==> flow/design.v <==
module timer (
    input wire           clk,
    input wire           rst,
    input wire           start,
    input wire           restart,
    input wire [31:0]    threshold,
    output reg           time_out
);
reg [31:0] counter;
always @(posedge clk or negedge rst) 
begin
    if (!rst) 
    begin
        counter  <= 'b0;
        time_out <= 1'b0;
    end 
    else if (start) 
    begin
        if(!restart)
        begin
            counter <= counter + 'b1;
        end
        else
        begin
            counter <= 'b0;
        end
        if (counter == threshold) 
        begin
            time_out <= 1'b1;
            counter  <= 'd0 ;
        end
        else
        begin
            time_out <= 1'b0;
        end
    end
    else
    begin
        counter <= 'd0;
    end
end
endmodule
module card_handling #(parameter    C_WIDTH   = 6,
                                    P_WIDTH   = 16,
                                    B_WIDTH   = 20,
                                    USERS_NUM = 10)
(
    input wire                  clk,
    input wire                  rst,
    input wire [C_WIDTH-1:0]    card_number,
    input wire                  card_in,
    input wire                  card_out,
    input wire                  operation_done,
    input wire [B_WIDTH-1:0]    updated_balance,
    output reg [P_WIDTH-1:0]    password,
    output reg [B_WIDTH-1:0]    balance,
    output reg                  pass_en     
);
reg [P_WIDTH-1:0] password_rom ;
always @(*)
begin
    case (card_number)
    'd0    : password_rom = 'b0011_0011_0111_0000 ;
    'd1    : password_rom = 'b0011_0101_0000_0110 ;
    'd2    : password_rom = 'b0100_0000_0111_0110 ;
    'd3    : password_rom = 'b0011_0011_0111_0000 ;
    'd4    : password_rom = 'b0101_0010_1001_1000 ;
    'd5    : password_rom = 'b0110_0110_0011_1001 ;
    'd6    : password_rom = 'b0010_0010_1000_0100 ;
    'd7    : password_rom = 'b1001_0001_0010_0101 ;
    'd8    : password_rom = 'b1000_0110_0101_0111 ;
    'd9    : password_rom = 'b0101_0111_1001_0001 ;
    default: password_rom = 'b0 ;
    endcase
end
reg [B_WIDTH*USERS_NUM-1:0] balance_memory ;
reg [B_WIDTH-1:0]           balance_rd ;
localparam [B_WIDTH*USERS_NUM-1:0] BALANCE_INIT = {
    20'd15000 , 20'd40000 , 20'd25000 , 20'd20000 , 20'd4000   ,
    20'd100000, 20'd200000, 20'd10000 , 20'd50000 , 20'd2200   } ;
genvar i ;
generate
for (i = 0 ; i < USERS_NUM ; i = i + 1)
begin : g_balance
    always @(posedge clk or negedge rst) 
    begin
        if (!rst) 
        begin
            balance_memory[i*B_WIDTH +: B_WIDTH] <= BALANCE_INIT[i*B_WIDTH +: B_WIDTH] ;
        end
        else if((card_number == i) && (card_out || operation_done))
        begin
            balance_memory[i*B_WIDTH +: B_WIDTH] <= updated_balance ;
        end
    end
end
endgenerate
integer k ;
always @(*)
begin
    balance_rd = 'b0 ;
    for (k = 0 ; k < USERS_NUM ; k = k + 1)
    begin
        if (card_number == k)
        begin
            balance_rd = balance_memory[k*B_WIDTH +: B_WIDTH] ;
        end
    end
end
always @(posedge clk or negedge rst) 
begin
    if (!rst) 
    begin
        password <= 'b0 ;
        balance  <= 'b0 ;
    end 
    else 
    begin
        if(card_number < USERS_NUM)
        begin
            if(card_in)
            begin
                password <= password_rom ;
                balance  <= balance_rd  ;
            end
        end
        else
        begin
            password <= 'b0 ;
            balance  <= 'b0 ;
        end
    end
end
always @(posedge clk or negedge rst) 
begin
    if(!rst)
    begin
        pass_en <= 1'b0 ;
    end
    else if(card_number < USERS_NUM)
    begin
        pass_en <= card_in ;
    end
    else begin
    end
end
endmodule
module user_interface #(parameter  	P_WIDTH = 16,
                            		B_WIDTH = 20 )
(
    input wire                      clk,
    input wire                      rst,
	input wire                      card_in,
    input wire                      button_0,
    input wire                      button_1,
    input wire                      button_2,
    input wire                      button_3,
    input wire                      button_4,
    input wire                      button_5,
    input wire                      button_6,
    input wire                      button_7,
    input wire                      button_8,
    input wire                      button_9,
    input wire                      enter_button,
    input wire                      cancel_button,
	input wire                      multiple_100_button,
    input wire                      multiple_1000_button,
    input wire                      withdraw_button,
    input wire                      deposit_button,
    input wire                      show_balance,
    input wire                      another_service,
    input wire                      English_button,
    input wire                      Arabic_button,
	output reg     [B_WIDTH-1:0]    entry_value,  
    output reg     [P_WIDTH-1:0]    in_password,  
	output reg     [1:0]            operation,
	output reg     [1:0]	        language
);
reg  [1:0]  count ; 
reg  [3:0]  temp1, temp2, temp3, temp4 ;
reg     [P_WIDTH-1:0]    in_password_temp;
reg     [B_WIDTH-1:0]    entry_value_temp;
reg                 withdraw_hold, withdraw_100_hold, withdraw_1000_hold ;
reg                 withdraw_hold_reg, withdraw_100_hold_reg, withdraw_1000_hold_reg ;
always @(posedge clk or negedge rst) 
begin
	if(!rst)
	begin
		withdraw_hold_reg      <= 1'b0;
		withdraw_100_hold_reg  <= 1'b0;
		withdraw_1000_hold_reg <= 1'b0;
	end
	else
	begin
		withdraw_hold_reg      <= withdraw_hold ;
		withdraw_100_hold_reg  <= withdraw_100_hold ;
		withdraw_1000_hold_reg <= withdraw_1000_hold ;
	end
end
always @(posedge clk or negedge rst) 
begin
	if(!rst)
	begin
		in_password     <= 'b0;
		entry_value  <= 'b0;
	end
	else
	begin
		in_password     <= in_password_temp ;
		entry_value     <= entry_value_temp ;
	end
end
always @(*) 
begin
	if(withdraw_button || deposit_button)
	begin
		entry_value_temp = entry_value ;
		withdraw_hold       = 1'b1; 
		withdraw_100_hold   = 1'b0;
		withdraw_1000_hold  = 1'b0;
	end
	else if(withdraw_hold_reg)
	begin
		entry_value_temp   = entry_value ;
		withdraw_hold      = withdraw_hold_reg ;
		withdraw_100_hold  = withdraw_100_hold_reg ;
		withdraw_1000_hold = withdraw_1000_hold_reg ;
		  if(multiple_100_button)
		begin
			entry_value_temp = entry_value ;
			withdraw_100_hold   = 1'b1;
			withdraw_hold       = 1'b1;
			withdraw_1000_hold  = 1'b0;
		end
		else if(withdraw_100_hold_reg)
		begin
			if(button_1)
			begin
				entry_value_temp = 'd100;
				withdraw_100_hold   = 1'b0;
				withdraw_hold       = 1'b0;
				withdraw_1000_hold  = 1'b0;
			end
			else if(button_2)
			begin
				entry_value_temp = 'd200 ;
				withdraw_100_hold   = 1'b0;
				withdraw_hold       = 1'b0;
				withdraw_1000_hold  = 1'b0;
			end
			else if(button_3)
			begin
				entry_value_temp = 'd300 ;
				withdraw_100_hold   = 1'b0;
				withdraw_hold       = 1'b0;
				withdraw_1000_hold  = 1'b0;
			end
			else if(button_4)
			begin
				entry_value_temp = 'd400 ;
				withdraw_100_hold   = 1'b0;
				withdraw_hold       = 1'b0;
				withdraw_1000_hold  = 1'b0;
			end
			else if(button_5)
			begin
				entry_value_temp      = 'd500 ;
				withdraw_100_hold   = 1'b0;
				withdraw_hold       = 1'b0;
				withdraw_1000_hold  = 1'b0;
			end
			else if(button_6)
			begin
				entry_value_temp      = 'd600 ;
				withdraw_100_hold   = 1'b0;
				withdraw_hold       = 1'b0;
				withdraw_1000_hold  = 1'b0;
			end
			else if(button_7)
			begin
				entry_value_temp      = 'd700 ;
				withdraw_100_hold   = 1'b0;
				withdraw_hold       = 1'b0;
				withdraw_1000_hold  = 1'b0;
			end
			else if(button_8)
			begin
				entry_value_temp      = 'd800 ;
				withdraw_100_hold   = 1'b0;
				withdraw_hold       = 1'b0;
				withdraw_1000_hold  = 1'b0;
			end
			else if(button_9)
			begin
				entry_value_temp      = 'd900 ;
				withdraw_100_hold   = 1'b0;
				withdraw_hold       = 1'b0;
				withdraw_1000_hold  = 1'b0;
			end
			else
			begin
				entry_value_temp = entry_value ;
				withdraw_100_hold   = 1'b1;
				withdraw_hold       = 1'b1;
				withdraw_1000_hold  = 1'b0;
			end
		end
		else if(multiple_1000_button)
		begin
			entry_value_temp = entry_value ;
			withdraw_hold      = 1'b1;
			withdraw_100_hold  = 1'b0;
			withdraw_1000_hold = 1'b1;
		end
		else if(withdraw_1000_hold_reg)
		begin
			if(button_1)
			begin
				entry_value_temp = 'd1000 ;
				withdraw_hold      = 1'b0;
				withdraw_100_hold  = 1'b0;
				withdraw_1000_hold = 1'b0;
			end
			else if(button_2)
			begin
				entry_value_temp = 'd2000 ;
				withdraw_hold      = 1'b0;
				withdraw_100_hold  = 1'b0;
				withdraw_1000_hold = 1'b0;
			end
			else if(button_3)
			begin
				entry_value_temp = 'd3000 ;
				withdraw_hold      = 1'b0;
				withdraw_100_hold  = 1'b0;
				withdraw_1000_hold = 1'b0;
			end
			else if(button_4)
			begin
				entry_value_temp = 'd4000 ;
				withdraw_hold      = 1'b0;
				withdraw_100_hold  = 1'b0;
				withdraw_1000_hold = 1'b0;
			end
			else if(button_5)
			begin
				entry_value_temp = 'd5000 ;
				withdraw_hold      = 1'b0;
				withdraw_100_hold  = 1'b0;
				withdraw_1000_hold = 1'b0;
			end
			else if(button_6)
			begin
				entry_value_temp = 'd6000 ;
				withdraw_hold      = 1'b0;
				withdraw_100_hold  = 1'b0;
				withdraw_1000_hold = 1'b0;
			end
			else if(button_7)
			begin
				entry_value_temp = 'd7000 ;
				withdraw_hold      = 1'b0;
				withdraw_100_hold  = 1'b0;
				withdraw_1000_hold = 1'b0;
			end
			else if(button_8)
			begin
				entry_value_temp = 'd8000 ;
				withdraw_hold      = 1'b0;
				withdraw_100_hold  = 1'b0;
				withdraw_1000_hold = 1'b0;
			end
			else if(button_9)
			begin
				entry_value_temp = 'd9000 ;
				withdraw_hold      = 1'b0;
				withdraw_100_hold  = 1'b0;
				withdraw_1000_hold = 1'b0;
			end
			else
			begin
				entry_value_temp = entry_value ;
				withdraw_hold      = 1'b1;
				withdraw_100_hold  = 1'b0;
				withdraw_1000_hold = 1'b1;
			end
		end 
	end
	else
	begin
		entry_value_temp = entry_value ;
		withdraw_hold      = 1'b0;
		withdraw_100_hold  = 1'b0;
		withdraw_1000_hold = 1'b0;
	end
end
always @(*) 
begin
	if(withdraw_button)
	begin
		operation = 2'b00 ;
	end
	else if(deposit_button)
	begin
		operation = 2'b01 ;
	end
	else if(show_balance)
	begin
		operation = 2'b10 ;
	end
	else
	begin
		operation = 2'b11 ;  
	end
end
always @(posedge clk or negedge rst) 
begin
    if(!rst)
    begin
        count <= 'b0;
		temp1 <= 'd0;
		temp2 <= 'd0;
		temp3 <= 'd0;
		temp4 <= 'd0;
    end
    else if(card_in)
	begin
		count <= 'b0 ;
	end
	else
    begin
        if(button_0)
        begin
		  if(count == 'd0)
		  begin
		   temp1 <= 'd0;
		   count <= count + 1'b1 ;
		  end
		  else if(count == 'd1)
		  begin
		   temp2 <= 'd0;
		   count <= count + 1'b1 ;
		  end
		  else if(count == 'd2)
		  begin
		   temp3 <= 'd0;
		   count <= count + 1'b1 ;
		  end
		  else
		  begin
		   temp4 <= 'd0;
		   count <= 1'b0 ;
		  end
        end
        else if (button_1) 
        begin
		  if(count == 'd0)
		  begin
		   temp1 <= 'd1;
		   count <= count + 1'b1 ;
		  end
		  else if(count == 'd1)
		  begin
		   temp2 <= 'd1;
		   count <= count + 1'b1 ;
		  end
		  else if(count == 'd2)
		  begin
		   temp3 <= 'd1;
		   count <= count + 1'b1 ;
		  end
		  else
		  begin
		   temp4 <= 'd1;
		   count <= 1'b0 ;
		  end
        end
        else if (button_2) 
        begin
		 if(count == 'd0)
		  begin
		   temp1 <= 'd2;
		   count <= count + 1'b1 ;
		  end
		  else if(count == 'd1)
		  begin
		   temp2 <= 'd2;
		   count <= count + 1'b1 ;
		  end
		  else if(count == 'd2)
		  begin
		   temp3 <= 'd2;
		   count <= count + 1'b1 ;
		  end
		  else
		  begin
		   temp4 <= 'd2;
		   count <= 1'b0 ;
		  end
        end
        else if (button_3) 
        begin
		 if(count == 'd0)
		  begin
		   temp1 <= 'd3;
		   count <= count + 1'b1 ;
		  end
		  else if(count == 'd1)
		  begin
		   temp2 <= 'd3;
		   count <= count + 1'b1 ;
		  end
		  else if(count == 'd2)
		  begin
		   temp3 <= 'd3;
		   count <= count + 1'b1 ;
		  end
		  else
		  begin
		   temp4 <= 'd3;
		   count <= 1'b0 ;
		  end
        end
        else if (button_4) 
        begin
		  if(count == 'd0)
		  begin
		   temp1 <= 'd4;
		   count <= count + 1'b1 ;
		  end
		  else if(count == 'd1)
		  begin
		   temp2 <= 'd4;
		   count <= count + 1'b1 ;
		  end
		  else if(count == 'd2)
		  begin
		   temp3 <= 'd4;
		   count <= count + 1'b1 ;
		  end
		  else
		  begin
		   temp4 <= 'd4;
		   count <= 1'b0 ;
		  end
        end
        else if (button_5) 
        begin
           if(count == 'd0)
		  begin
		   temp1 <= 'd5;
		   count <= count + 1'b1 ;
		  end
		  else if(count == 'd1)
		  begin
		   temp2 <= 'd5;
		   count <= count + 1'b1 ;
		  end
		  else if(count == 'd2)
		  begin
		   temp3 <= 'd5;
		   count <= count + 1'b1 ;
		  end
		  else
		  begin
		   temp4 <= 'd5;
		   count <= 1'b0 ;
		  end 
        end
        else if (button_6) 
        begin
		 if(count == 'd0)
		  begin
		   temp1 <= 'd6;
		   count <= count + 1'b1 ;
		  end
		  else if(count == 'd1)
		  begin
		   temp2 <= 'd6;
		   count <= count + 1'b1 ;
		  end
		  else if(count == 'd2)
		  begin
		   temp3 <= 'd6;
		   count <= count + 1'b1 ;
		  end
		  else
		  begin
		   temp4 <= 'd6;
		   count <= 1'b0 ;
		  end 
        end
        else if (button_7) 
        begin
            if(count == 'd0)
		  begin
		   temp1 <= 'd7;
		   count <= count + 1'b1 ;
		  end
		  else if(count == 'd1)
		  begin
		   temp2 <= 'd7;
		   count <= count + 1'b1 ;
		  end
		  else if(count == 'd2)
		  begin
		   temp3 <= 'd7;
		   count <= count + 1'b1 ;
		  end
		  else
		  begin
		   temp4 <= 'd7;
		   count <= 1'b0 ;
		  end 
        end
        else if (button_8) 
        begin
            if(count == 'd0)
		  begin
		   temp1 <= 'd8;
		   count <= count + 1'b1 ;
		  end
		  else if(count == 'd1)
		  begin
		   temp2 <= 'd8;
		   count <= count + 1'b1 ;
		  end
		  else if(count == 'd2)
		  begin
		   temp3 <= 'd8;
		   count <= count + 1'b1 ;
		  end
		  else
		  begin
		   temp4 <= 'd8;
		   count <= 1'b0 ;
		  end 
        end
        else if (button_9) 
        begin
            if(count == 'd0)
		  begin
		   temp1 <= 'd9;
		   count <= count + 1'b1 ;
		  end
		  else if(count == 'd1)
		  begin
		   temp2 <= 'd9;
		   count <= count + 1'b1 ;
		  end
		  else if(count == 'd2)
		  begin
		   temp3 <= 'd9;
		   count <= count + 1'b1 ;
		  end
		  else
		  begin
		   temp4 <= 'd9;
		   count <= 1'b0 ;
		  end 
        end
    end
end
always @(*) begin
    if(enter_button ) 
	begin
		in_password_temp = {temp1, temp2, temp3, temp4} ;
	end
	else
	begin
		in_password_temp = in_password ;
	end
end
always @(*) 
begin
	if(English_button)
	begin
		language = 2'b01;
	end	
	else if(Arabic_button)
	begin
		language = 2'b10;
	end
	else
	begin
		language = 2'b00;   
	end
end
endmodule
module ATM_FSM #(parameter  P_WIDTH = 16,
                            B_WIDTH = 20 )
(
    input wire              clk,
    input wire              rst,
    input wire                       time_out,
    input wire     [P_WIDTH-1:0]     user_password,
    input wire     [B_WIDTH-1:0]     current_balance,
    input wire                       pass_en,
    input wire     [P_WIDTH-1:0]     in_password,
    input wire                       enter_button,
    input wire                       cancel_button,
    input wire                       correction_button,
    input wire                       another_service,
    input wire     [1:0]             language,       
    input wire     [1:0]             operation,      
    input wire     [B_WIDTH-1:0]     actual_deposit_value,
    input wire     [B_WIDTH-1:0]     entry_value,
    output reg     [B_WIDTH-1:0]     updated_balance,
    output reg                       wrong_password,
    output reg                       operation_done,  
    output reg                       error,  
    output reg                       start_timer,  
    output wire                      restart_timer,  
    output reg                       card_out
);
localparam          IDLE             = 4'b0000 ,
                    LANGUAGE         = 4'b0001 ,
                    WRITE_PASS       = 4'b0010 ,
                    CHECK_PASS       = 4'b0011 ,
                    OPERATION        = 4'b0100 ,
                    WRITE_WITHDRAW   = 4'b0101 ,
                    WITHDRAW         = 4'b0110 ,
                    WRITE_DEPOSIT    = 4'b0111 ,
                    DEPOSIT          = 4'b1000 ,
                    BALANCE          = 4'b1001 ;
reg      [3:0]      current_state ,
                    next_state ;
reg      [B_WIDTH-1:0]     updated_balance_comb ;
reg      [1:0]    error_count ;
reg      [1:0]    error_count_reg ;
always @(posedge clk or negedge rst) 
begin
    if(!rst)
    begin
        error_count_reg <= 'b0 ;
    end
    else
    begin
        error_count_reg <= error_count ;
    end
end
reg                        op_done_reg ;
always @(posedge clk or negedge rst) 
begin
    if(!rst)
    begin
        op_done_reg <= 1'b0 ;
    end
    else
    begin
        op_done_reg <= operation_done && ((current_state == WITHDRAW) || (current_state == DEPOSIT)) ;
    end
end
always @(posedge clk or negedge rst) 
begin
    if(!rst)
    begin
        updated_balance <= 'b0 ;
    end
    else
    begin
        if(pass_en)
        begin
            updated_balance <= current_balance ;
        end
        else
        begin
            updated_balance <= updated_balance_comb ;
        end
    end   
end
always @ (posedge clk or negedge rst)
begin
    if(!rst)
    begin
        current_state <= IDLE ;
    end
    else
    begin
        current_state <= next_state ;
    end
end
always @ (*)
begin
    error_count = error_count_reg;
    case (current_state)
    IDLE : begin
        error_count = 'b0;
        if(pass_en)
        begin
            next_state = LANGUAGE ;
        end
        else
        begin
            next_state = IDLE ;
        end
    end
    LANGUAGE : begin
        if(time_out || cancel_button)  
        begin
            next_state = IDLE ;
        end
        else
        begin
            if(language == 2'b01 || language == 2'b10)
            begin
                next_state = WRITE_PASS ;
            end
            else
            begin
                next_state = LANGUAGE ;
            end
        end
    end
    WRITE_PASS : begin
        error_count = error_count_reg;
        if(time_out || cancel_button)
        begin
            next_state = IDLE ;
        end
        else if(enter_button)
        begin
            next_state = CHECK_PASS ;
        end
        else
        begin
            next_state = WRITE_PASS ;
        end
    end
    CHECK_PASS : begin
        if(wrong_password)  
        begin
            if(error_count_reg == 2'b10)
            begin
                error_count = 2'b0;
                next_state = IDLE ;
            end
            else
            begin
                error_count = error_count_reg + 'b1 ;
                next_state = WRITE_PASS ;
            end    
        end
        else
        begin
            error_count = 2'b0;
            next_state = OPERATION ;
        end
    end
    OPERATION : begin
        if(time_out || cancel_button)  
        begin
            next_state = IDLE ;
        end
        else
        begin
            if(operation == 2'b00)
            begin
                next_state = WRITE_WITHDRAW ;
            end
            else if(operation == 2'b01)
            begin
                next_state = WRITE_DEPOSIT ;
            end
            else if(operation == 2'b10)
            begin
                next_state = BALANCE ;
            end
            else
            begin
                next_state = OPERATION ;
            end
        end
    end
    WRITE_WITHDRAW : begin
         error_count = error_count_reg;
        if(time_out || cancel_button)
        begin
            next_state = IDLE ;
        end
        else
        begin
            if(enter_button)
            begin
                next_state = WITHDRAW ;
            end
            else 
            begin
                next_state = WRITE_WITHDRAW ;
            end
        end
    end
    WITHDRAW : begin
        if(operation_done)
        begin
            error_count = 2'b0;
            if(time_out || cancel_button)
            begin
                next_state = IDLE ;
            end
            else
            begin
                if(another_service)
                begin
                    next_state = OPERATION ;
                end
                else
                begin
                    next_state = WITHDRAW ;
                end
            end
        end
        else  
        begin
            if(error_count_reg == 2'b10)
            begin
                error_count = 2'b0;
                next_state = IDLE ;
            end
            else
            begin
                error_count = error_count_reg + 'b1 ;
                next_state = WRITE_WITHDRAW ;
            end
        end
    end
    WRITE_DEPOSIT : begin
         error_count = error_count_reg;
        if(time_out || cancel_button)
        begin
            next_state = IDLE ;
        end
        else
        begin
            if(enter_button)
            begin
                next_state = DEPOSIT ;
            end
            else
            begin
                next_state = WRITE_DEPOSIT ;
            end
        end
    end
    DEPOSIT : begin
        if(operation_done)
        begin
            error_count = 2'b0;
            if(time_out || cancel_button)
            begin
                next_state = IDLE ;
            end
            else
            begin
                if(another_service)
                begin
                    next_state = OPERATION ;
                end
                else
                begin
                    next_state = DEPOSIT ;
                end
            end 
        end
        else  
        begin
            if(error_count_reg == 2'b10)
            begin
                error_count = 2'b0;
                next_state = IDLE ;
            end
            else
            begin
                error_count = error_count_reg + 'b1 ;
                next_state = WRITE_DEPOSIT ;
            end
        end
    end
    BALANCE : begin
        if(time_out || cancel_button)
        begin
            next_state = IDLE ;
        end
        else
        begin
            if(another_service)
            begin
                next_state = OPERATION ;
            end
            else
            begin
                next_state = BALANCE ;
            end
        end
    end
    default : begin
        next_state = IDLE ;
    end
    endcase
end
always @ (*)
begin
    case (current_state)
    IDLE : begin
        wrong_password = 1'b0 ;
        operation_done = 1'b0 ;
        error = 1'b0 ;
        updated_balance_comb = updated_balance ; 
        start_timer = 1'b0 ;
        card_out = 1'b0 ;
    end
    LANGUAGE : begin
        wrong_password = 1'b0 ;
        operation_done = 1'b0 ;
        error = 1'b0 ;
        updated_balance_comb = updated_balance ; 
        start_timer = 1'b1 ;
        if(time_out || cancel_button) 
        begin
            card_out = 1'b1 ;
        end
        else
        begin
            card_out = 1'b0 ;
        end  
    end
    WRITE_PASS : begin
        wrong_password = 1'b0 ;
        operation_done = 1'b0 ;
        error = 1'b0 ;
        updated_balance_comb = updated_balance ; 
        start_timer = 1'b1 ;
        if(time_out || cancel_button) 
        begin
            card_out = 1'b1 ;
        end
        else
        begin
            card_out = 1'b0 ;
        end  
    end
    CHECK_PASS : begin
        operation_done = 1'b0 ;
        updated_balance_comb = updated_balance ; 
        start_timer = 1'b0 ;
        card_out = 1'b0 ;
        if(in_password == user_password)
        begin
            wrong_password = 1'b0 ;
            error = 1'b0 ;
        end
        else
        begin
            wrong_password = 1'b1 ;
            error = 1'b1 ;
        end
    end
    OPERATION : begin
        wrong_password = 1'b0 ;
        operation_done = 1'b0 ;
        error = 1'b0 ;
        updated_balance_comb = updated_balance ;
        start_timer = 1'b1 ;
        if(time_out || cancel_button) 
        begin
            card_out = 1'b1 ;
        end
        else
        begin
            card_out = 1'b0 ;
        end  
    end
    WRITE_WITHDRAW : begin
        wrong_password = 1'b0 ;
        operation_done = 1'b0 ;
        error = 1'b0 ;
        updated_balance_comb = updated_balance ; 
        start_timer = 1'b1 ;
        if(time_out || cancel_button) 
        begin
            card_out = 1'b1 ;
        end
        else
        begin
            card_out = 1'b0 ;
        end  
    end
    WITHDRAW : begin
        wrong_password = 1'b0 ;
        start_timer = 1'b1 ;
        if(!op_done_reg)  
        begin
            if(entry_value > current_balance)
            begin
                error = 1'b1 ;
                updated_balance_comb = updated_balance ;
                operation_done = 1'b0 ;
            end
            else
            begin
                error = 1'b0 ;
                updated_balance_comb = updated_balance - entry_value ;
                operation_done = 1'b1 ;
            end
        end
        else
        begin
            error = 1'b0 ;
            updated_balance_comb = updated_balance ;
            operation_done = 1'b1 ;
        end 
        if(time_out || cancel_button) 
        begin
            card_out = 1'b1 ;
        end
        else
        begin
            card_out = 1'b0 ;
        end  
    end
    WRITE_DEPOSIT : begin
        wrong_password = 1'b0 ;
        operation_done = 1'b0 ;
        error = 1'b0 ;
        updated_balance_comb = updated_balance ; 
        start_timer = 1'b1 ;
        if(time_out || cancel_button) 
        begin
            card_out = 1'b1 ;
        end
        else
        begin
            card_out = 1'b0 ;
        end  
    end
    DEPOSIT : begin
        wrong_password = 1'b0 ;
        start_timer = 1'b1 ;
        if(!op_done_reg)  
        begin
            if(entry_value == actual_deposit_value)
            begin
                error = 1'b0 ;
                updated_balance_comb = updated_balance + actual_deposit_value ;
                operation_done = 1'b1 ;
            end
            else
            begin
                error = 1'b1 ;
                updated_balance_comb = updated_balance ;
                operation_done = 1'b0 ;
            end
        end
        else
        begin
            error = 1'b0 ;
            updated_balance_comb = updated_balance ;
            operation_done = 1'b1 ;
        end
        if(time_out || cancel_button) 
        begin
            card_out = 1'b1 ;
        end
        else
        begin
            card_out = 1'b0 ;
        end   
    end
    BALANCE : begin
        wrong_password = 1'b0 ;
        operation_done = 1'b1 ;
        error = 1'b0 ;
        updated_balance_comb = updated_balance ; 
        start_timer = 1'b1 ;
        if(time_out || cancel_button) 
        begin
            card_out = 1'b1 ;
        end
        else
        begin
            card_out = 1'b0 ;
        end  
    end
    default : begin
        wrong_password = 1'b0 ;
        operation_done = 1'b0 ;
        error = 1'b0 ;
        updated_balance_comb = updated_balance ; 
        start_timer = 1'b0 ;
        card_out = 1'b0 ;
    end
    endcase
end
assign restart_timer = another_service || enter_button || (language == 2'b01) || (language == 2'b10) || (operation == 2'b00) || (operation == 2'b01) || (operation == 2'b10);
endmodule
module ATM_TOP #(parameter  P_WIDTH = 16,
                            B_WIDTH = 20, 
							C_WIDTH = 6)
( 
    input   wire                    clk,
    input   wire                    rst,
	input wire [C_WIDTH-1:0]         card_number,
	input wire                       card_in,
    input wire                      button_0,
    input wire                      button_1,
    input wire                      button_2,
    input wire                      button_3,
    input wire                      button_4,
    input wire                      button_5,
    input wire                      button_6,
    input wire                      button_7,
    input wire                      button_8,
    input wire                      button_9,
    input wire                      enter_button,
    input wire                      cancel_button,
    input wire                      withdraw_button,
    input wire                      deposit_button,
    input wire                      show_balance,
	input wire                      another_service,
    input wire                      English_button,
    input wire                      Arabic_button,
	input wire                      multiple_100_button,
    input wire                      multiple_1000_button,
    input wire     [B_WIDTH-1:0]     actual_deposit_value,
	input wire [31:0]                threshold,
	output wire	                         card_out,
	output wire  [B_WIDTH-1:0]     updated_balance,  
	output wire                    operation_done, 
	output wire                    error,
	output wire                    wrong_password
	);
wire  [B_WIDTH-1:0]         entry_value;
wire  [P_WIDTH-1:0]         password; 
wire  [B_WIDTH-1:0]         balance; 
wire                        pass_en; 
wire  [P_WIDTH-1:0]         in_password ;  
wire  [1:0]                 operation ;  
wire                         time_out ;  
wire                         start_timer ;  
wire                         restart_timer;  
wire     [1:0]               language ;
card_handling U0_card_handling (
    .clk(clk),
    .rst(rst),
    .card_number(card_number),
    .card_in(card_in),
	.card_out(card_out),
	.updated_balance(updated_balance),
    .password(password),
    .balance(balance),
	.operation_done(operation_done),
    .pass_en(pass_en)
);
user_interface U0_user_interface (
    .clk(clk),
    .rst(rst),
    .button_0(button_0),
	.button_1(button_1),
	.button_2(button_2),
	.button_3(button_3),
	.button_4(button_4),
	.button_5(button_5),
	.button_6(button_6),
	.button_7(button_7),
	.button_8(button_8),
	.button_9(button_9),
    .card_in(card_in),
	.multiple_100_button(multiple_100_button),
	.multiple_1000_button(multiple_1000_button),
    .enter_button(enter_button),
    .cancel_button(cancel_button),
    .withdraw_button(withdraw_button),
    .deposit_button(deposit_button),
	.show_balance(show_balance),
	.another_service(another_service),
	.English_button(English_button),
	.Arabic_button(Arabic_button),
	.entry_value(entry_value),
	.in_password(in_password),
	.operation(operation),
	.language(language)
);
timer U0_timer (
    .clk(clk),
    .rst(rst),
	.restart(restart_timer),
    .start(start_timer),
    .threshold(threshold),
    .time_out(time_out)
);
ATM_FSM U0_ATM_FSM (
    .clk(clk),
    .rst(rst),
    .time_out(time_out),
    .user_password(password),
    .current_balance(balance),
    .pass_en(pass_en),
	.card_out(card_out),
    .in_password(in_password),
    .enter_button(enter_button),
	.cancel_button(cancel_button),
	.correction_button(1'b0),
	.another_service(another_service),
	.language(language),
	.operation(operation),
	.entry_value(entry_value),
	.actual_deposit_value(actual_deposit_value),
	.updated_balance(updated_balance),
	.wrong_password(wrong_password),
	.operation_done(operation_done),
	.error(error),
	.start_timer(start_timer),
	.restart_timer(restart_timer)
);
endmodule
# Step by step through the tools: ATM_TOP
# The steps from the RTL of ATM_TOP to its reports follow in flow order.
# Lines are those of the file above, counted from 1.
# Operators: Yosys type, input widths -> output width; for muxes data width and select width s.
# Library cell names are shortened.
design:
  design: "ATM_TOP"
  clock_port: "clk"
  cell_library: "sky130hd"
  pvt_corner: "tt_025C_1v80"

# After elaboration
# Counts by Yosys on the flattened word-level netlist (proc, flatten, opt, wreduce; memories kept). Register bits leave out memories and registers merged into their read ports (data or address). Print and check cells are left out. Cells with the same type and inputs are merged into one.
# Memory sizes are those after Yosys's memory passes, which may raise the word count (mostly to a power of two), join words into wider ones and drop unused or constant bits.
bits:
  in_bits: 81
  output_inout_bits: 24
  mem_bits_rw: 0
  latchBits: 0
  mem_count: 1
  reg_bits: 354
  rom_bits: 240
  elab_cells: 384
  clocked_rd_ports_x_width: 0
op_classes:
  compare: 2
  eq_ne: 36
  n_reduce_logical: 40
  n_shift: 0
  n_mul: 0
  mux: 265
  div: 0
  logic: 6
  n_addsub: 5
mem_list:
  columns: ["name", "size", "width", "rd", "write_ports", "line", "rtl"]
  rows:
  - ["(no name shown)", 16, 15, 1, 0, 62, "case (card_number)"]
ops:
  columns: ["operator", "count"]
  rows:
  - ["$mux 20", 38]
  - ["$mux 4", 147]
  - ["$mux 32", 3]
  - ["$mux 2", 25]
  - ["$mux 16", 3]
  - ["$mux 1", 42]
  - ["$pmux 4 s10", 1]
  - ["$pmux 20 s2", 1]
  - ["$add 32x1->32 const B", 1]
  - ["$eq 32x32->1", 1]
  - ["$eq 6x3->1 const B", 4]
  - ["$add 20x20->20", 1]
  - ["$sub 20x20->20", 1]
  - ["$gt 20x20->1", 1]
  - ["$eq 20x20->1", 1]
  - ["$eq 16x16->1", 1]
  - ["$eq 4x3->1 const B", 4]
  - ["$reduce_and 5->1", 3]
  - ["$ne 3x3->1 const B", 4]
  - ["$eq 6x2->1 const B", 2]
  - ["$eq 6x4->1 const B", 2]
  - ["$logic_and 1x1->1", 11]
  - ["$logic_or 1x1->1", 11]
  - ["$ne 11x11->1 const B", 1]
  - ["$reduce_bool 11->1", 1]
  - ["$ne 10x10->1 const B", 1]
  - ["$reduce_bool 10->1", 1]
  - ["$eq 2x2->1 const B", 4]
# Not listed: further kinds 24, cells in them 38.

# Depth
# Longest topological path by Yosys (ltp), each cell counted once; first at word level (registers and memories cut), then after technology mapping (sequential cells cut; the memories' decode and read muxes count).
logic_depth:
  ltp_word: 15
  abc_area: 0
  ltp_mapped: 16
  ltp_nobuf: 15

# After synthesis
# Source: synth_stat.txt of the flow (Yosys; design flattened, memories mapped). It holds for the ABC_AREA given above (unset counts as 0); a run with the other value may have another netlist.
# Totals and module areas in this step are rounded.
by_type:
  columns: ["cell", "count", "type_area_um2"]
  rows:
  - ["dfrtp_1", 294, 7.36E+03]
  - ["mux2_2", 231, 2.6E+03]
  - ["dfstp_2", 57, 1.5E+03]
  - ["nor2_1", 157, 589.315]
  - ["o21ai_0", 114, 570.547]
  - ["ha_1", 43, 538.016]
  - ["xnor2_1", 57, 499.229]
  - ["nand2_1", 125, 469.2]
  - ["xor2_1", 53, 464.195]
  - ["a21oi_1", 69, 345.331]
  - ["clkbuf_1", 83, 311.549]
  - ["a221oi_1", 24, 210.202]
  - ["inv_1", 52, 195.187]
  - ["a221o_1", 19, 190.182]
  - ["mux2i_1", 19, 190.182]
  - ["a211oi_1", 21, 157.651]
  - ["nand3_1", 30, 150.144]
  - ["nand4_1", 24, 150.144]
# Other cell types: 52; their cells: 276.
mapped:
  mapped_cells: 1748
  yosys_area_mm2: 0.018
  buf_cells: 111
  ffs: 351
  seqArea_mm2: 0.0089
# By module: a second synthesis without flattening, with its own total; a netlist apart from the flattened one above.
unflattened:
  cells_unflattened: 1839
  hier_area_mm2: 0.02
# Each row is one instance without its submodules.
by_module:
  columns: ["mod", "n_cells", "area_mm2", "n_inst", "seq_area_mm2"]
  rows:
  - ["card_handling", 935, 0.011, 1, 0.006]
  - ["ATM_FSM", 495, 0.0039, 1, 0.00083]
  - ["user_interface", 203, 0.0024, 1, 0.0012]
  - ["timer", 205, 0.002, 1, 0.00083]
  - ["ATM_TOP", 1, 0.0000038, 1, 0]

# Timing after synthesis
# Path of least setup slack by OpenSTA after synthesis, without wires, with an ideal clock, recovery checks aside; 20% of the period is set as input and as output delay. Where synthesis merged equal registers, the netlist keeps one of their names.
synth_path:
  kind: "input to output"
  startpoint: "input port actual_deposit_value[17]"
  endpoint: "output port operation_done"
  required_ns: 4.800
  delay_ns: 1.514
  clock_period_ns: 6.0
  launch_ns: 1.200
  path_buffers: 0
  output_delay_ns: 1.200
  path_slack_ns: 2.086
  path_stages: 6
  t_arrival_ns: 2.714
  in_delay_ns: 1.200
  period_less_setup_slack_ns: 3.914
# "delay_ns" is the arrival time less input delay plus setup time.
# A path that ends at an output port has no setup time.
# "path_stages": output pins that drive a net of the path, with the launching flip-flop's if there is one; two outputs of one cell count as two.
# "period_less_setup_slack_ns" is the clock period less the worst setup slack; recovery checks do not enter. This is arithmetic on one report: input and output delays are still those of the set period (20% each).
# The rows between start and end are the longest chain of elaborated cells between them; the timing report does not say that the signal goes this way. Where chains are equally long, one stands for them.
# A line is the first line of the expression or statement that the cell stems from. Yosys adds cells for indexed reads and writes and turns some case tables into memories.
synth_between:
  cell_sequence: "or4_1 > nor4_1 > a41oi_1 > a21oi_1 > nand2_1 > inv_1"
  elab_chain_cells: 4
  cone_cells: 4
  cone_lines: 3
  classes_between: "eq/ne (1); mux (3)"
synth_lines:
  columns: ["element", "line", "rtl"]
  rows:
  - ["start: declaration", 1224, "input wire     [B_WIDTH-1:0]     actual_deposit_value,"]
  - ["$eq 20x20->1", 1141, "if(entry_value == actual_deposit_value)"]
  - ["$mux 1", 1141, null]
  - ["$mux 1", 1139, "if(!op_done_reg)"]
  - ["$pmux 1 s3", 1003, "case (current_state)"]
  - ["end: declaration", 1228, "output wire operation_done,"]

# Path in the finished layout
# From the final timing report of flow run 1: the path of least setup slack in the routed layout; clock arrival at registers is part of the times.
layout_path:
  kind: "input to output"
  startpoint: "input port actual_deposit_value[17]"
  endpoint: "output port operation_done"
  path_buffers: 2
  t_arrival_ns: 4.68
  path_stages: 8
  path_slack_ns: 2.02
  clock_period_ns: 8.37
  output_delay_ns: 1.67
  launch_ns: 1.67
  in_delay_ns: 1.67
  required_ns: 6.70
# The rows between start and end are the longest chain of elaborated cells between them; the timing report does not say that the signal goes this way. Where chains are equally long, one stands for them.
layout_between:
  cell_sequence: "clkdlybuf4s50_1 > or4_1 > nor4_1 > a41oi_1 > a21oi_1 > nand2_1 > inv_1 > clkdlybuf4s50_1"
  elab_chain_cells: 4
  cone_cells: 4
  cone_lines: 3
  classes_between: "eq/ne (1); mux (3)"
layout_lines:
  columns: ["element", "line", "rtl"]
  rows:
  - ["start: declaration", 1224, "input wire     [B_WIDTH-1:0]     actual_deposit_value,"]
  - ["$eq 20x20->1", 1141, "if(entry_value == actual_deposit_value)"]
  - ["$mux 1", 1141, null]
  - ["$mux 1", 1139, "if(!op_done_reg)"]
  - ["$pmux 1 s3", 1003, "case (current_state)"]
  - ["end: declaration", 1228, "output wire operation_done,"]

Lab notebook: ATM_TOP

Below are 4 stored runs of the flow (Yosys, OpenROAD; platform sky130hd) on ATM_TOP, each with its settings and what was measured, unordered. Constraints: input delay and output delay 20% of the set period each, output load 0.01 pF.
"power_total_uw" is the tool's figure for a default switching activity; nothing was simulated.
Values from the reports are rounded here.

--- flow run 1 ---
==> flow/run.sh <==
#!/bin/bash
# the make line also repeats the synthesis and layout settings of config.mk as NAME=value (left out here)
make -C /OpenROAD-flow-scripts/flow DESIGN_CONFIG=/design/flow/config.mk WORK_HOME=/design/flow/orfs CLKGATE_MAP_FILE= finish
==> flow/config.mk <==
export PLATFORM = sky130hd
export DESIGN_NAME = ATM_TOP
export DESIGN_NICKNAME = ATM_TOP
export VERILOG_FILES = /design/flow/design.v
export SDC_FILE = /design/flow/constraint.sdc
export NUM_CORES = 4
export LEC_CHECK = 0
export CAP_MARGIN = 20
export CORE_MARGIN = 2
export CORE_UTILIZATION = 66
export CTS_CLUSTER_DIAMETER = 363
export GPL_ROUTABILITY_DRIVEN = 0
export MAX_ROUTING_LAYER = met5
export PLACE_DENSITY_LB_ADDON = 0.24
export SETUP_SLACK_MARGIN = 0.9
export SLEW_MARGIN = 35
==> flow/constraint.sdc <==
create_clock -name core_clock -period 8.37 [get_ports {clk}]
set_input_delay 1.6740 -clock core_clock [delete_from_list [all_inputs] [get_ports {clk}]]
set_output_delay 1.6740 -clock core_clock [all_outputs]
set_load 0.01 [all_outputs]

==> results, as YAML <==
results:
  final_cell_area_mm2: 0.021
  die_mm2: 0.029
  worstSetupSlack_ns: 2.0
  finish.utilization_pct: 76
  synthArea_mm2: 0.018
  setup_tns_ns: 0.000
  power_total_uw: 4300

--- flow run 2 ---
==> flow/run.sh <==
#!/bin/bash
# the make line also repeats the synthesis and layout settings of config.mk as NAME=value (left out here)
make -C /OpenROAD-flow-scripts/flow DESIGN_CONFIG=/design/flow/config.mk WORK_HOME=/design/flow/orfs CLKGATE_MAP_FILE= finish
==> flow/config.mk <==
export PLATFORM = sky130hd
export DESIGN_NAME = ATM_TOP
export DESIGN_NICKNAME = ATM_TOP
export VERILOG_FILES = /design/flow/design.v
export SDC_FILE = /design/flow/constraint.sdc
export NUM_CORES = 4
export LEC_CHECK = 0
export CAP_MARGIN = 20
export CORE_MARGIN = 2
export CORE_UTILIZATION = 40
export CTS_CLUSTER_SIZE = 80
export HOLD_SLACK_MARGIN = -0.02
export SLEW_MARGIN = 20
export TNS_END_PERCENT = 85
==> flow/constraint.sdc <==
create_clock -name core_clock -period 6.0 [get_ports {clk}]
set_input_delay 1.2000 -clock core_clock [delete_from_list [all_inputs] [get_ports {clk}]]
set_output_delay 1.2000 -clock core_clock [all_outputs]
set_load 0.01 [all_outputs]

==> results, as YAML <==
results:
  die_mm2: 0.048
  worstSetupSlack_ns: 0.75
  power_total_uw: 6000
  final_cell_area_mm2: 0.021
  synthArea_mm2: 0.018
  finish.utilization_pct: 47
  setup_tns_ns: 0.000

--- flow run 3 ---
==> flow/run.sh <==
#!/bin/bash
# the make line also repeats the synthesis and layout settings of config.mk as NAME=value (left out here)
make -C /OpenROAD-flow-scripts/flow DESIGN_CONFIG=/design/flow/config.mk WORK_HOME=/design/flow/orfs CLKGATE_MAP_FILE= finish
==> flow/config.mk <==
export PLATFORM = sky130hd
export DESIGN_NAME = ATM_TOP
export DESIGN_NICKNAME = ATM_TOP
export VERILOG_FILES = /design/flow/design.v
export SDC_FILE = /design/flow/constraint.sdc
export NUM_CORES = 4
export LEC_CHECK = 0
export ABC_AREA = 0
export CAP_MARGIN = 20
export CELL_PAD_IN_SITES_DETAIL_PLACEMENT = 1
export CELL_PAD_IN_SITES_GLOBAL_PLACEMENT = 2
export CORE_MARGIN = 8
export CORE_UTILIZATION = 40
export CTS_CLUSTER_DIAMETER = 307
export CTS_CLUSTER_SIZE = 14
export PLACE_DENSITY = 0.38
export SETUP_SLACK_MARGIN = 0.53
export SLEW_MARGIN = 40
export TNS_END_PERCENT = 85
==> flow/constraint.sdc <==
create_clock -name core_clock -period 6.45 [get_ports {clk}]
set_input_delay 1.2900 -clock core_clock [delete_from_list [all_inputs] [get_ports {clk}]]
set_output_delay 1.2900 -clock core_clock [all_outputs]
set_load 0.01 [all_outputs]

==> results, as YAML <==
results:
  power_total_uw: 5100
  die_mm2: 0.053
  final_cell_area_mm2: 0.021
  setup_tns_ns: 0.000
  worstSetupSlack_ns: 0.83
  synthArea_mm2: 0.018
  finish.utilization_pct: 46

--- flow run 4 ---
==> flow/run.sh <==
#!/bin/bash
# the make line also repeats the synthesis and layout settings of config.mk as NAME=value (left out here)
make -C /OpenROAD-flow-scripts/flow DESIGN_CONFIG=/design/flow/config.mk WORK_HOME=/design/flow/orfs CLKGATE_MAP_FILE= finish
==> flow/config.mk <==
export PLATFORM = sky130hd
export DESIGN_NAME = ATM_TOP
export DESIGN_NICKNAME = ATM_TOP
export VERILOG_FILES = /design/flow/design.v
export SDC_FILE = /design/flow/constraint.sdc
export NUM_CORES = 4
export LEC_CHECK = 0
export ABC_AREA = 0
export CAP_MARGIN = 20
export CELL_PAD_IN_SITES_GLOBAL_PLACEMENT = 0
export CORE_MARGIN = 10
export CORE_UTILIZATION = 63
export CTS_CLUSTER_SIZE = 54
export PLACE_DENSITY = 0.88
export SLEW_MARGIN = 15
==> flow/constraint.sdc <==
create_clock -name core_clock -period 5.14 [get_ports {clk}]
set_input_delay 1.0280 -clock core_clock [delete_from_list [all_inputs] [get_ports {clk}]]
set_output_delay 1.0280 -clock core_clock [all_outputs]
set_load 0.01 [all_outputs]

==> results, as YAML <==
results:
  final_cell_area_mm2: 0.021
  power_total_uw: 6900
  finish.utilization_pct: 73
  synthArea_mm2: 0.018
  setup_tns_ns: 0.000
  worstSetupSlack_ns: 0.32
  die_mm2: 0.036
